==> flow/design.v <==
module regfile(
		input [4:0] wr_num, input [31:0] wr_data, input wr_en,
		input [4:0] rd0_num, output [31:0] rd0_data,
		input [4:0] rd1_num, output [31:0] rd1_data,
		input clk);
    reg[31:0] data [1:31];  
	always @(posedge clk)
        if(wr_en && wr_num!=0) data[wr_num] <= wr_data;
   	assign rd0_data = (rd0_num!=0) ? data[rd0_num] : 32'h00000000;
   	assign rd1_data = (rd1_num!=0) ? data[rd1_num] : 32'h00000000;
endmodule
module mips(input clk, reset,
            input  [31:0] instr_in, data_in,
            output [31:0] instr_addr, data_addr, data_out,
            output        data_rd_wr);
    parameter [31:0] pc_init = 32'h80020000;
    localparam OP_SPECIAL  = 6'b000000, OP_SPECIAL2 = 6'b011100,
               OP_J = 6'b000010, OP_JAL = 6'b000011,
               OP_BEQ = 6'b000100, OP_BNE = 6'b000101,
               OP_ADDIU = 6'b001001, OP_SLTI = 6'b001010, OP_LUI = 6'b001111,
               OP_LW = 6'b100011, OP_SW = 6'b101011;
    localparam FN_SLL = 6'b000000, FN_JR = 6'b001000,
               FN_ADDU = 6'b100001, FN_SUBU = 6'b100011, FN_MUL = 6'b000010;
    localparam A_ADD = 3'd0, A_SUB = 3'd1, A_SLT = 3'd2, A_SLL = 3'd3,
               A_MUL = 3'd4, A_LUI = 3'd5, A_LINK = 3'd6;
    reg  [31:0] pc;
    reg         id_valid;
    reg  [31:0] id_instr, id_pc4;
    wire        stall;
    wire        id_redirect;
    wire [31:0] id_target;
    assign instr_addr = pc;
    always @(posedge clk) begin
        if (reset) begin
            pc       <= pc_init;
            id_valid <= 1'b0;
        end else if (!stall) begin
            pc       <= id_redirect ? id_target : pc + 32'd4;
            id_valid <= 1'b1;
        end
        if (reset || !stall) begin
            id_instr <= instr_in;
            id_pc4   <= pc + 32'd4;
        end
    end
    wire [5:0]  op    = id_instr[31:26];
    wire [4:0]  f_rs  = id_instr[25:21];
    wire [4:0]  f_rt  = id_instr[20:16];
    wire [4:0]  f_rd  = id_instr[15:11];
    wire [4:0]  f_sa  = id_instr[10:6];
    wire [5:0]  fn    = id_instr[5:0];
    wire [15:0] f_imm = id_instr[15:0];
    wire [31:0] simm  = {{16{f_imm[15]}}, f_imm};
    reg        d_use_rs, d_use_rt, d_wr, d_load, d_store, d_imm, d_br_rs;
    reg        d_beq, d_bne, d_j, d_jr;
    reg [4:0]  d_dst;
    reg [2:0]  d_alu;
    always @* begin
        d_use_rs = 1'b0; d_use_rt = 1'b0; d_wr = 1'b0; d_load = 1'b0;
        d_store = 1'b0; d_imm = 1'b0; d_beq = 1'b0; d_bne = 1'b0;
        d_j = 1'b0; d_jr = 1'b0; d_dst = 5'd0; d_alu = A_ADD; d_br_rs = 1'b0;
        case (op)
            OP_ADDIU: begin d_use_rs = 1'b1; d_wr = 1'b1; d_dst = f_rt; d_imm = 1'b1; d_alu = A_ADD; end
            OP_SLTI:  begin d_use_rs = 1'b1; d_wr = 1'b1; d_dst = f_rt; d_imm = 1'b1; d_alu = A_SLT; end
            OP_LUI:   begin d_wr = 1'b1; d_dst = f_rt; d_alu = A_LUI; end
            OP_LW:    begin d_use_rs = 1'b1; d_wr = 1'b1; d_dst = f_rt; d_imm = 1'b1; d_load = 1'b1; end
            OP_SW:    begin d_use_rs = 1'b1; d_use_rt = 1'b1; d_imm = 1'b1; d_store = 1'b1; end
            OP_BEQ:   begin d_use_rs = 1'b1; d_use_rt = 1'b1; d_beq = 1'b1; end
            OP_BNE:   begin d_use_rs = 1'b1; d_use_rt = 1'b1; d_bne = 1'b1; end
            OP_J:     begin d_j = 1'b1; end
            OP_JAL:   begin d_j = 1'b1; d_wr = 1'b1; d_dst = 5'd31; d_alu = A_LINK; end
            OP_SPECIAL: case (fn)
                FN_SLL:  begin d_use_rt = 1'b1; d_wr = 1'b1; d_dst = f_rd; d_alu = A_SLL; end
                FN_JR:   begin d_use_rs = 1'b1; d_jr = 1'b1; end
                FN_SUBU: begin d_use_rs = 1'b1; d_use_rt = 1'b1; d_wr = 1'b1; d_dst = f_rd; d_alu = A_SUB; end
                default: begin d_use_rs = 1'b1; d_use_rt = 1'b1; d_wr = 1'b1; d_dst = f_rd; d_alu = A_ADD; end  
            endcase
            OP_SPECIAL2: if (fn == FN_MUL) begin
                d_use_rs = 1'b1; d_use_rt = 1'b1; d_wr = 1'b1; d_dst = f_rd; d_alu = A_MUL;
            end
            default: ;
        endcase
        if (d_dst == 5'd0) d_wr = 1'b0;
    end
    wire d_branch = d_beq | d_bne | d_jr;    
    reg        wb_wr;
    reg [4:0]  wb_dst;
    reg [31:0] wb_res;
    wire [31:0] rf_rs, rf_rt;
    regfile regs(.wr_num(wb_dst), .wr_data(wb_res), .wr_en(wb_wr),
                 .rd0_num(f_rs), .rd0_data(rf_rs),
                 .rd1_num(f_rt), .rd1_data(rf_rt),
                 .clk(clk));
    wire [31:0] id_rs_wb = (wb_wr && wb_dst == f_rs) ? wb_res : rf_rs;
    wire [31:0] id_rt_wb = (wb_wr && wb_dst == f_rt) ? wb_res : rf_rt;
    reg        ex_valid, ex_wr, ex_load, ex_store, ex_imm;
    reg [4:0]  ex_dst, ex_rs, ex_rt, ex_sa;
    reg [2:0]  ex_alu;
    reg [31:0] ex_a, ex_b, ex_simm, ex_link;
    reg        me_valid, me_wr, me_load, me_store;
    reg [4:0]  me_dst;
    reg [31:0] me_res, me_sdata;
    wire [31:0] br_rs = (me_valid && me_wr && me_dst == f_rs) ? me_res : id_rs_wb;
    wire [31:0] br_rt = (me_valid && me_wr && me_dst == f_rt) ? me_res : id_rt_wb;
    wire hz_rs = d_use_rs && f_rs != 5'd0;
    wire hz_rt = d_use_rt && f_rt != 5'd0;
    wire ex_hit = ex_valid && ex_wr && ((hz_rs && ex_dst == f_rs) || (hz_rt && ex_dst == f_rt));
    wire me_hit = me_valid && me_wr && me_load && ((hz_rs && me_dst == f_rs) || (hz_rt && me_dst == f_rt));
    assign stall = id_valid && ((ex_hit && (ex_load || d_branch)) || (me_hit && d_branch));
    wire br_eq = (br_rs == br_rt);
    assign id_redirect = id_valid && !stall &&
                         (d_j || d_jr || (d_beq && br_eq) || (d_bne && !br_eq));
    assign id_target = d_jr ? br_rs :
                       d_j  ? {id_pc4[31:28], id_instr[25:0], 2'b00} :
                              id_pc4 + {simm[29:0], 2'b00};
    always @(posedge clk) begin
        if (reset) begin
            ex_valid <= 1'b0;
        end else begin
            ex_valid <= id_valid && !stall;
        end
        ex_wr    <= d_wr && id_valid && !stall;
        ex_load  <= d_load;
        ex_store <= d_store && id_valid && !stall;
        ex_imm   <= d_imm;
        ex_alu   <= d_alu;
        ex_dst   <= d_dst;
        ex_rs    <= f_rs;
        ex_rt    <= f_rt;
        ex_sa    <= f_sa;
        ex_a     <= id_rs_wb;
        ex_b     <= id_rt_wb;
        ex_simm  <= simm;
        ex_link  <= id_pc4 + 32'd4;
    end
    wire [31:0] fa = (me_valid && me_wr && me_dst == ex_rs) ? me_res :
                     (wb_wr && wb_dst == ex_rs) ? wb_res : ex_a;
    wire [31:0] fb = (me_valid && me_wr && me_dst == ex_rt) ? me_res :
                     (wb_wr && wb_dst == ex_rt) ? wb_res : ex_b;
    wire [31:0] opb = ex_imm ? ex_simm : fb;
    reg [31:0] alu_y;
    always @* begin
        case (ex_alu)
            A_SUB:   alu_y = fa - opb;
            A_SLT:   alu_y = {31'd0, $signed(fa) < $signed(opb)};
            A_SLL:   alu_y = fb << ex_sa;
            A_MUL:   alu_y = fa * fb;
            A_LUI:   alu_y = {ex_simm[15:0], 16'd0};
            A_LINK:  alu_y = ex_link;
            default: alu_y = fa + opb;
        endcase
    end
    always @(posedge clk) begin
        if (reset) begin
            me_valid <= 1'b0;
            me_store <= 1'b0;
        end else begin
            me_valid <= ex_valid;
            me_store <= ex_valid && ex_store;
        end
        me_wr    <= ex_valid && ex_wr;
        me_load  <= ex_load;
        me_dst   <= ex_dst;
        me_res   <= alu_y;
        me_sdata <= fb;
    end
    assign data_addr  = me_res;
    assign data_out   = me_sdata;
    assign data_rd_wr = ~me_store;
    always @(posedge clk) begin
        if (reset) wb_wr <= 1'b0;
        else       wb_wr <= me_valid && me_wr;
        wb_dst <= me_dst;
        wb_res <= me_load ? data_in : me_res;
    end
endmodule
# From RTL to reports: mips
# Each step is given for the RTL above and for the edited RTL.
# Lines under "orig" count in the file above, lines under "edited" in the edited file.
# "diff" is "edited" less "orig", of the values as shown; "rel_change_pct" is that difference over "orig", in percent.
# Library cell names are shortened.
# A cell with - has no value.
[setup]
top = "mips"
clk_port = "clk"
cell_library = "sky130hd"
pvt_corner = "tt_025C_1v80"

# Edit of the RTL
# Unified diff, file above to edited file.
# The edit is scripted: it alters the design's behaviour and was not made to optimise anything.
# begin of diff
@@ -88,8 +88,14 @@
     reg [31:0] wb_res;
     wire [31:0] rf_rs, rf_rt;
+    wire [31:0] rf_rs_a, rf_rs_b;
+    wire [31:0] rf_rt_a, rf_rt_b;
     regfile regs(.wr_num(wb_dst), .wr_data(wb_res), .wr_en(wb_wr),
-                 .rd0_num(f_rs), .rd0_data(rf_rs),
-                 .rd1_num(f_rt), .rd1_data(rf_rt),
+                 .rd0_num(f_rs), .rd0_data(rf_rs_a),
+                 .rd1_num(f_rt), .rd1_data(rf_rt_a),
                  .clk(clk));
+    regfile regs_twin (.wr_num(wb_dst), .wr_data(wb_res), .wr_en(wb_wr), .rd0_num(~f_rs),
+        .rd0_data(rf_rs_b), .rd1_num(f_rt), .rd1_data(rf_rt_b), .clk(clk));
+    assign rf_rs = rf_rs_a ^ rf_rs_b;
+    assign rf_rt = rf_rt_a ^ rf_rt_b;
     wire [31:0] id_rs_wb = (wb_wr && wb_dst == f_rs) ? wb_res : rf_rs;
     wire [31:0] id_rt_wb = (wb_wr && wb_dst == f_rt) ? wb_res : rf_rt;
# end of diff

# Elaborated design
# Counts by Yosys on the flattened word-level netlist (proc, flatten, opt, wreduce; memories kept). Print and check cells are left out.
# Yosys's memory passes give these memory sizes; they may raise the number of words (mostly to a power of two), join words into wider ones and drop unused or constant bits.
[word_totals]
columns = ["element", "orig", "edited", "diff", "rel_change_pct"]
rows = [
  ["regBits", 348, 348, 0, 0.00],
  ["ramBits", 992, 1984, 992, 100.00],
  ["clocked_rd_ports_x_width", 64, 96, 32, 50.00],
  ["memories", 1, 2, 1, 100.00],
  ["inputBits", 66, 66, 0, 0.00],
  ["out_inout_bits", 97, 97, 0, 0.00],
  ["elab_cells", 166, 174, 8, 4.82],
]
[classes]
columns = ["element", "orig", "edited", "diff", "rel_change_pct"]
rows = [
  ["addsub", 5, 5, 0, 0.00],
  ["multipliers", 1, 1, 0, 0.00],
  ["compare", 1, 1, 0, 0.00],
  ["equal", 30, 30, 0, 0.00],
  ["shifts", 1, 1, 0, 0.00],
  ["mux", 42, 45, 3, 7.14],
  ["bitwise", 3, 6, 3, 100.00],
  ["reduce_and_logical", 54, 55, 1, 1.85],
]
[mem_list]
columns = ["element", "orig", "edited"]
rows = [
  ["memory_list", "regs.data 31 x 32 bit 2R1W", "regs.data 31 x 32 bit 2R1W; regs_twin.data 31 x 32 bit 2R1W"],
]
[ops]
columns = ["op", "orig", "edited", "diff", "rel_change_pct"]
rows = [
  ["32-bit 2-to-1 mux", 16, 18, 2, 12.50],
  ["32-bit bitwise XOR", 0, 2, 2, "-"],
  ["5-bit 2-to-1 mux", 5, 6, 1, 20.00],
  ["5-bit nonzero test", 3, 4, 1, 33.33],
  ["5-bit NOT", 0, 1, 1, "-"],
  ["1-bit logical AND", 32, 32, 0, 0.00],
  ["1-bit 2-to-1 mux", 13, 13, 0, 0.00],
  ["5-bit == test", 10, 10, 0, 0.00],
  ["1-bit logical OR", 8, 8, 0, 0.00],
  ["6-bit by 4-bit == test with 1-bit output with constant B", 4, 4, 0, 0.00],
  ["3-bit == test with constant B", 3, 3, 0, 0.00],
  ["6-bit by 2-bit == test with 1-bit output with constant B", 3, 3, 0, 0.00],
  ["6-bit == test with constant B", 3, 3, 0, 0.00],
  ["1-bit case mux with 3-bit select", 3, 3, 0, 0.00],
  ["32-bit by 3-bit adder with 32-bit output with constant B", 2, 2, 0, 0.00],
  ["32-bit adder", 2, 2, 0, 0.00],
  ["3-bit by 2-bit == test with 1-bit output with constant B", 2, 2, 0, 0.00],
  ["6-bit by 3-bit == test with 1-bit output with constant B", 2, 2, 0, 0.00],
  ["1-bit zero test", 2, 2, 0, 0.00],
  ["6-bit zero test", 2, 2, 0, 0.00],
  ["1-bit bitwise OR", 2, 2, 0, 0.00],
  ["4-bit OR reduction", 2, 2, 0, 0.00],
  ["3-bit by 1-bit == test with 1-bit output with constant B", 1, 1, 0, 0.00],
  ["32-bit == test", 1, 1, 0, 0.00],
  ["6-bit by 5-bit == test with 1-bit output with constant B", 1, 1, 0, 0.00],
  ["5-bit zero test", 1, 1, 0, 0.00],
  ["32-bit less-than comparator", 1, 1, 0, 0.00],
  ["32-bit by 32-bit multiplier with 32-bit output", 1, 1, 0, 0.00],
]
# Not every row of either side is listed.

# Depth
# Longest topological path by Yosys (ltp), each cell counted once; first at word level (registers and memories cut), then after technology mapping (sequential cells cut; the memories' decode and read muxes count).
[depth]
columns = ["element", "orig", "edited", "diff", "rel_change_pct"]
rows = [
  ["ltp_word", 14, 14, 0, 0.00],
  ["ABC_AREA", "0", "0", "-", "-"],
  ["mapped_depth", 40, 38, -2, -5.00],
  ["ltp_nobuf", 33, 34, 1, 3.03],
]

# Netlist
# Yosys stat after the flow's synthesis: flattened, memories mapped to cells. It holds for the ABC_AREA given above (unset counts as 0); a run with the other value may have another netlist.
[synth_totals]
columns = ["element", "orig", "edited", "diff", "rel_change_pct"]
rows = [
  ["stdcells", 6903, 7143, 240, 3.48],
  ["area_um2", 84129.4, 84800.1, 670.7, 0.80],
  ["ffs", 1348, 1343, -5, -0.37],
]
[types]
columns = ["type", "orig", "edited", "diff", "rel_change_pct"]
rows = [
  ["mux2i_1", 258, 353, 95, 36.82],
  ["mux4_2", 451, 368, -83, -18.40],
  ["o21ai_0", 206, 264, 58, 28.16],
  ["a22oi_1", 48, 91, 43, 89.58],
  ["nand3_1", 94, 135, 41, 43.62],
  ["a22o_1", 12, 46, 34, 283.33],
  ["mux2_2", 53, 76, 23, 43.40],
  ["nor2_1", 681, 659, -22, -3.23],
  ["xor2_1", 79, 99, 20, 25.32],
  ["buf_6", 18, 36, 18, 100.00],
  ["nand2b_1", 36, 52, 16, 44.44],
  ["nor4_1", 16, 31, 15, 93.75],
  ["a221oi_1", 46, 32, -14, -30.43],
  ["o211ai_1", 25, 39, 14, 56.00],
  ["nand4_1", 25, 37, 12, 48.00],
  ["a21oi_1", 266, 256, -10, -3.76],
  ["a211oi_1", 105, 95, -10, -9.52],
  ["nor3_1", 76, 86, 10, 13.16],
]
# Not every row of either side is listed.
# The figures by module come from a second, unflattened synthesis with its own total; it is not the netlist above.
[hier_totals]
columns = ["element", "orig", "edited", "diff", "rel_change_pct"]
rows = [
  ["cells_unflattened", 7041, 9789, 2748, 39.03],
  ["hier_area_um2", 84633.7, 131685.0, 47051.3, 55.59],
]
# Rows give one instance, submodules left out.
[modules_orig]
columns = ["module", "instances", "cells", "area_um2", "mod_seq_area_um2"]
rows = [
  ["regfile", 1, 2593, 46489.6, 29788.6],
  ["mips", 1, 4448, 38144.1, 7567.3],
]
[modules_edited]
columns = ["module", "instances", "cells", "area_um2", "mod_seq_area_um2"]
rows = [
  ["regfile", 2, 2593, 46489.6, 29788.6],
  ["mips", 1, 4603, 38705.9, 7567.3],
]

# Path before layout
# Path of least setup slack by OpenSTA after synthesis, without wires, with an ideal clock, recovery checks aside; 20% of the period is set as input and as output delay. Where synthesis merged equal registers, the netlist keeps one of their names.
[synth_path]
columns = ["element", "orig", "edited", "diff", "rel_change_pct"]
rows = [
  ["path_type", "reg2reg", "reg2reg", "-", "-"],
  ["startpoint", "register wb_dst[3]", "register ex_rt[4]", "-", "-"],
  ["endpoint", "register me_res[31]", "register me_res[29]", "-", "-"],
  ["tclk_ps", 11000, 11000, 0, 0.00],
  ["setup_ps", 120, 122, 2, "-"],
  ["t_first_pin_ps", 0, 0, 0, "-"],
  ["t_arrival_ps", 8844, 8887, 43, 0.49],
  ["path_slack_ps", 2037, 1991, -46, "-"],
  ["path_delay_ps", 8964, 9009, 45, 0.50],
  ["stages", 36, 34, -2, -5.56],
  ["n_path_buf", 6, 4, -2, -33.33],
  ["period_less_setup_slack_ps", 8963, 9009, 46, 0.51],
]
# "path_delay_ps" = arrival - input delay + setup time.
# "stages" counts driving pins, that of a launching flip-flop among them; a cell with two outputs on the path counts twice.
# "period_less_setup_slack_ps" is the clock period less the worst setup slack; recovery checks do not enter. This is arithmetic on one report: input and output delays are still those of the set period (20% each).
# The rows between start and end are the longest chain of elaborated cells between them; the timing report does not say that the signal goes this way. Where chains are equally long, one stands for them.
# Each line given opens the expression or statement behind the cell; cells for indexed reads and writes are added by Yosys, which also makes memories of some case tables.
[synth_via_orig]
cell_sequence = "dfxtp_1 > clkbuf_1 > xor2_1 > nor4_1 > and3_1 > buf_2 > buf_2 > buf_2 > buf_2 > mux2i_1 > a21o_1 > clkbuf_1 > nor2_1 > fa_1 > fa_1 > fa_1 > inv_1 > fa_1 > inv_1 > fa_1 > ha_1 > fa_1 > fa_1 > ha_1 > a21o_1 > or3_1 > a211oi_1 > o21a_1 > o31a_1 > o21bai_1 > a21oi_1 > o21bai_1 > a21boi_0 > a21oi_1 > xnor2_1 > o2bb2ai_1"
elab_chain_cells = 7
[synth_rtl_orig]
columns = ["element", "line_no", "text"]
rows = [
  ["from (decl)", 87, "reg [4:0]  wb_dst;"],
  ["from (assign)", 173, "wb_dst <= me_dst;"],
  ["5-bit == test", 139, "(wb_wr && wb_dst == ex_rt) ? wb_res : ex_b;"],
  ["1-bit logical AND", 139, ""],
  ["32-bit 2-to-1 mux", 139, ""],
  ["32-bit 2-to-1 mux", 138, "wire [31:0] fb = (me_valid && me_wr && me_dst == ex_rt) ? me_res :"],
  ["32-bit 2-to-1 mux", 140, "wire [31:0] opb = ex_imm ? ex_simm : fb;"],
  ["32-bit adder", 150, "default: alu_y = fa + opb;"],
  ["32-bit case mux with 6-bit select", 143, "case (ex_alu)"],
  ["to (assign)", 164, "me_res   <= alu_y;"],
  ["to (decl)", 102, "reg [31:0] me_res, me_sdata;"],
]
[synth_via_edited]
cell_sequence = "dfxtp_1 > xor2_1 > or4_1 > clkbuf_1 > nor2_2 > buf_4 > mux2i_1 > a21o_1 > clkbuf_1 > buf_1 > nor2_1 > fa_1 > inv_1 > fa_1 > fa_1 > fa_1 > inv_1 > fa_1 > inv_1 > fa_1 > inv_1 > fa_1 > fa_1 > ha_1 > or3_1 > a211oi_1 > o21ai_0 > a2111oi_0 > o31ai_1 > nand2_1 > nand2b_1 > a21oi_1 > xnor2_1 > a221o_1"
elab_chain_cells = 7
[synth_rtl_edited]
columns = ["element", "line_no", "text"]
rows = [
  ["from (decl)", 103, "reg [4:0]  ex_dst, ex_rs, ex_rt, ex_sa;"],
  ["from (assign)", 135, "ex_rt    <= f_rt;"],
  ["5-bit == test", 145, "(wb_wr && wb_dst == ex_rt) ? wb_res : ex_b;"],
  ["1-bit logical AND", 145, ""],
  ["32-bit 2-to-1 mux", 145, ""],
  ["32-bit 2-to-1 mux", 144, "wire [31:0] fb = (me_valid && me_wr && me_dst == ex_rt) ? me_res :"],
  ["32-bit 2-to-1 mux", 146, "wire [31:0] opb = ex_imm ? ex_simm : fb;"],
  ["32-bit adder", 156, "default: alu_y = fa + opb;"],
  ["32-bit case mux with 6-bit select", 149, "case (ex_alu)"],
  ["to (assign)", 170, "me_res   <= alu_y;"],
  ["to (decl)", 108, "reg [31:0] me_res, me_sdata;"],
]

# Path in the finished layout
# From the final timing report of each run of pair 1: the path of least setup slack in the routed layout; clock arrival at registers is part of the times.
# The report prints the path's times to 10 ps; the period is as set.
[layout_path]
columns = ["element", "orig", "edited", "diff", "rel_change_pct"]
rows = [
  ["path_type", "reg2reg", "reg2reg", "-", "-"],
  ["startpoint", "register wb_dst[3]", "register ex_rt[4]", "-", "-"],
  ["endpoint", "register me_res[31]", "register me_res[31]", "-", "-"],
  ["tclk_ps", 10000, 10000, 0, 0.00],
  ["setup_ps", 100, 70, -30, "-"],
  ["t_first_pin_ps", 770, 800, 30, 3.90],
  ["t_arrival_ps", 10320, 10350, 30, 0.29],
  ["path_slack_ps", 390, 400, 10, "-"],
  ["stages", 32, 33, 1, 3.12],
  ["n_path_buf", 0, 4, 4, "-"],
]
# The rows between start and end are the longest chain of elaborated cells between them; the timing report does not say that the signal goes this way. Where chains are equally long, one stands for them.
[layout_via_orig]
cell_sequence = "dfxtp_1 > xor2_1 > nor4_1 > and3_4 > mux2i_1 > a21o_1 > clkinv_1 > nand2_1 > fa_1 > inv_1 > fa_1 > fa_1 > inv_1 > fa_1 > inv_1 > fa_1 > inv_1 > fa_1 > inv_1 > fa_1 > fa_1 > ha_1 > or3_1 > o21ai_0 > o31a_1 > o21bai_1 > a21oi_1 > o21bai_1 > a21boi_0 > a21oi_1 > xnor2_1 > o2bb2ai_1"
elab_chain_cells = 7
[layout_rtl_orig]
columns = ["element", "line_no", "text"]
rows = [
  ["from (decl)", 87, "reg [4:0]  wb_dst;"],
  ["from (assign)", 173, "wb_dst <= me_dst;"],
  ["5-bit == test", 139, "(wb_wr && wb_dst == ex_rt) ? wb_res : ex_b;"],
  ["1-bit logical AND", 139, ""],
  ["32-bit 2-to-1 mux", 139, ""],
  ["32-bit 2-to-1 mux", 138, "wire [31:0] fb = (me_valid && me_wr && me_dst == ex_rt) ? me_res :"],
  ["32-bit 2-to-1 mux", 140, "wire [31:0] opb = ex_imm ? ex_simm : fb;"],
  ["32-bit adder", 150, "default: alu_y = fa + opb;"],
  ["32-bit case mux with 6-bit select", 143, "case (ex_alu)"],
  ["to (assign)", 164, "me_res   <= alu_y;"],
  ["to (decl)", 102, "reg [31:0] me_res, me_sdata;"],
]
[layout_via_edited]
cell_sequence = "dfxtp_1 > xor2_1 > or4_1 > buf_4 > o21ai_0 > a31o_2 > buf_4 > nor2_1 > fa_1 > inv_1 > fa_1 > fa_1 > fa_1 > inv_1 > fa_1 > inv_1 > fa_1 > inv_1 > fa_1 > fa_1 > ha_1 > o21ai_0 > nand2b_1 > nand2_1 > o21ai_0 > a2111oi_0 > buf_4 > o31ai_1 > nand2_1 > buf_4 > a31oi_1 > xor2_1 > o2bb2ai_1"
elab_chain_cells = 7
[layout_rtl_edited]
columns = ["element", "line_no", "text"]
rows = [
  ["from (decl)", 103, "reg [4:0]  ex_dst, ex_rs, ex_rt, ex_sa;"],
  ["from (assign)", 135, "ex_rt    <= f_rt;"],
  ["5-bit == test", 145, "(wb_wr && wb_dst == ex_rt) ? wb_res : ex_b;"],
  ["1-bit logical AND", 145, ""],
  ["32-bit 2-to-1 mux", 145, ""],
  ["32-bit 2-to-1 mux", 144, "wire [31:0] fb = (me_valid && me_wr && me_dst == ex_rt) ? me_res :"],
  ["32-bit 2-to-1 mux", 146, "wire [31:0] opb = ex_imm ? ex_simm : fb;"],
  ["32-bit adder", 156, "default: alu_y = fa + opb;"],
  ["32-bit case mux with 6-bit select", 149, "case (ex_alu)"],
  ["to (assign)", 170, "me_res   <= alu_y;"],
  ["to (decl)", 108, "reg [31:0] me_res, me_sdata;"],
]

# Layout results
# Runs of the flow (Yosys, OpenROAD) on both versions; the two runs of a pair have the same settings. The constraints put input and output delay at 20% of the set period each and load the outputs with 0.01 pF.
[flow_settings_pair_1]
CORE_UTILIZATION = 40
PLACE_DENSITY = 0.6
period_ns = 10.0
CAP_MARGIN = 20
CORE_MARGIN = 2
SLEW_MARGIN = 20
[results_pair_1]
columns = ["element", "orig", "edited", "diff", "rel_change_pct"]
rows = [
  ["post_synth_area_um2", 84129.4, 84800.1, 670.7, 0.80],
  ["design.die.area_um2", 214008.0, 215700.0, 1692.0, 0.79],
  ["finish.stdcell_area_um2", 94523.2, 95212.6, 689.4, 0.73],
  ["setup_ws_ps", 385, 399, 14, "-"],
  ["timing.setup.tns_ps", 0, 0, 0, "-"],
  ["period_reached_ps", 9615, 9601, -14, -0.15],
]
[flow_settings_pair_2]
ABC_AREA = 0
CAP_MARGIN = 5
CELL_PAD_IN_SITES_DETAIL_PLACEMENT = 0
CORE_MARGIN = 3
CORE_UTILIZATION = 43
CTS_CLUSTER_DIAMETER = 176
CTS_CLUSTER_SIZE = 77
MAX_ROUTING_LAYER = "met4"
PLACE_DENSITY_LB_ADDON = 0.15
SETUP_SLACK_MARGIN = -0.56
TNS_END_PERCENT = 100
period_ns = 15.2
SLEW_MARGIN = 20
[results_pair_2]
columns = ["element", "orig", "edited", "diff", "rel_change_pct"]
rows = [
  ["post_synth_area_um2", 84129.4, 84800.1, 670.7, 0.80],
  ["design.die.area_um2", 200995.0, 202572.0, 1577.0, 0.78],
  ["finish.stdcell_area_um2", 90261.6, 90385.4, 123.8, 0.14],
  ["setup_ws_ps", 4369, 3529, -840, "-"],
  ["timing.setup.tns_ps", 0, 0, 0, "-"],
  ["period_reached_ps", 10831, 11671, 840, 7.76],
]
# "period_reached_ps" = clock period - worst setup slack. The figure is calculated, with input and output delays left at 20% of the set period.
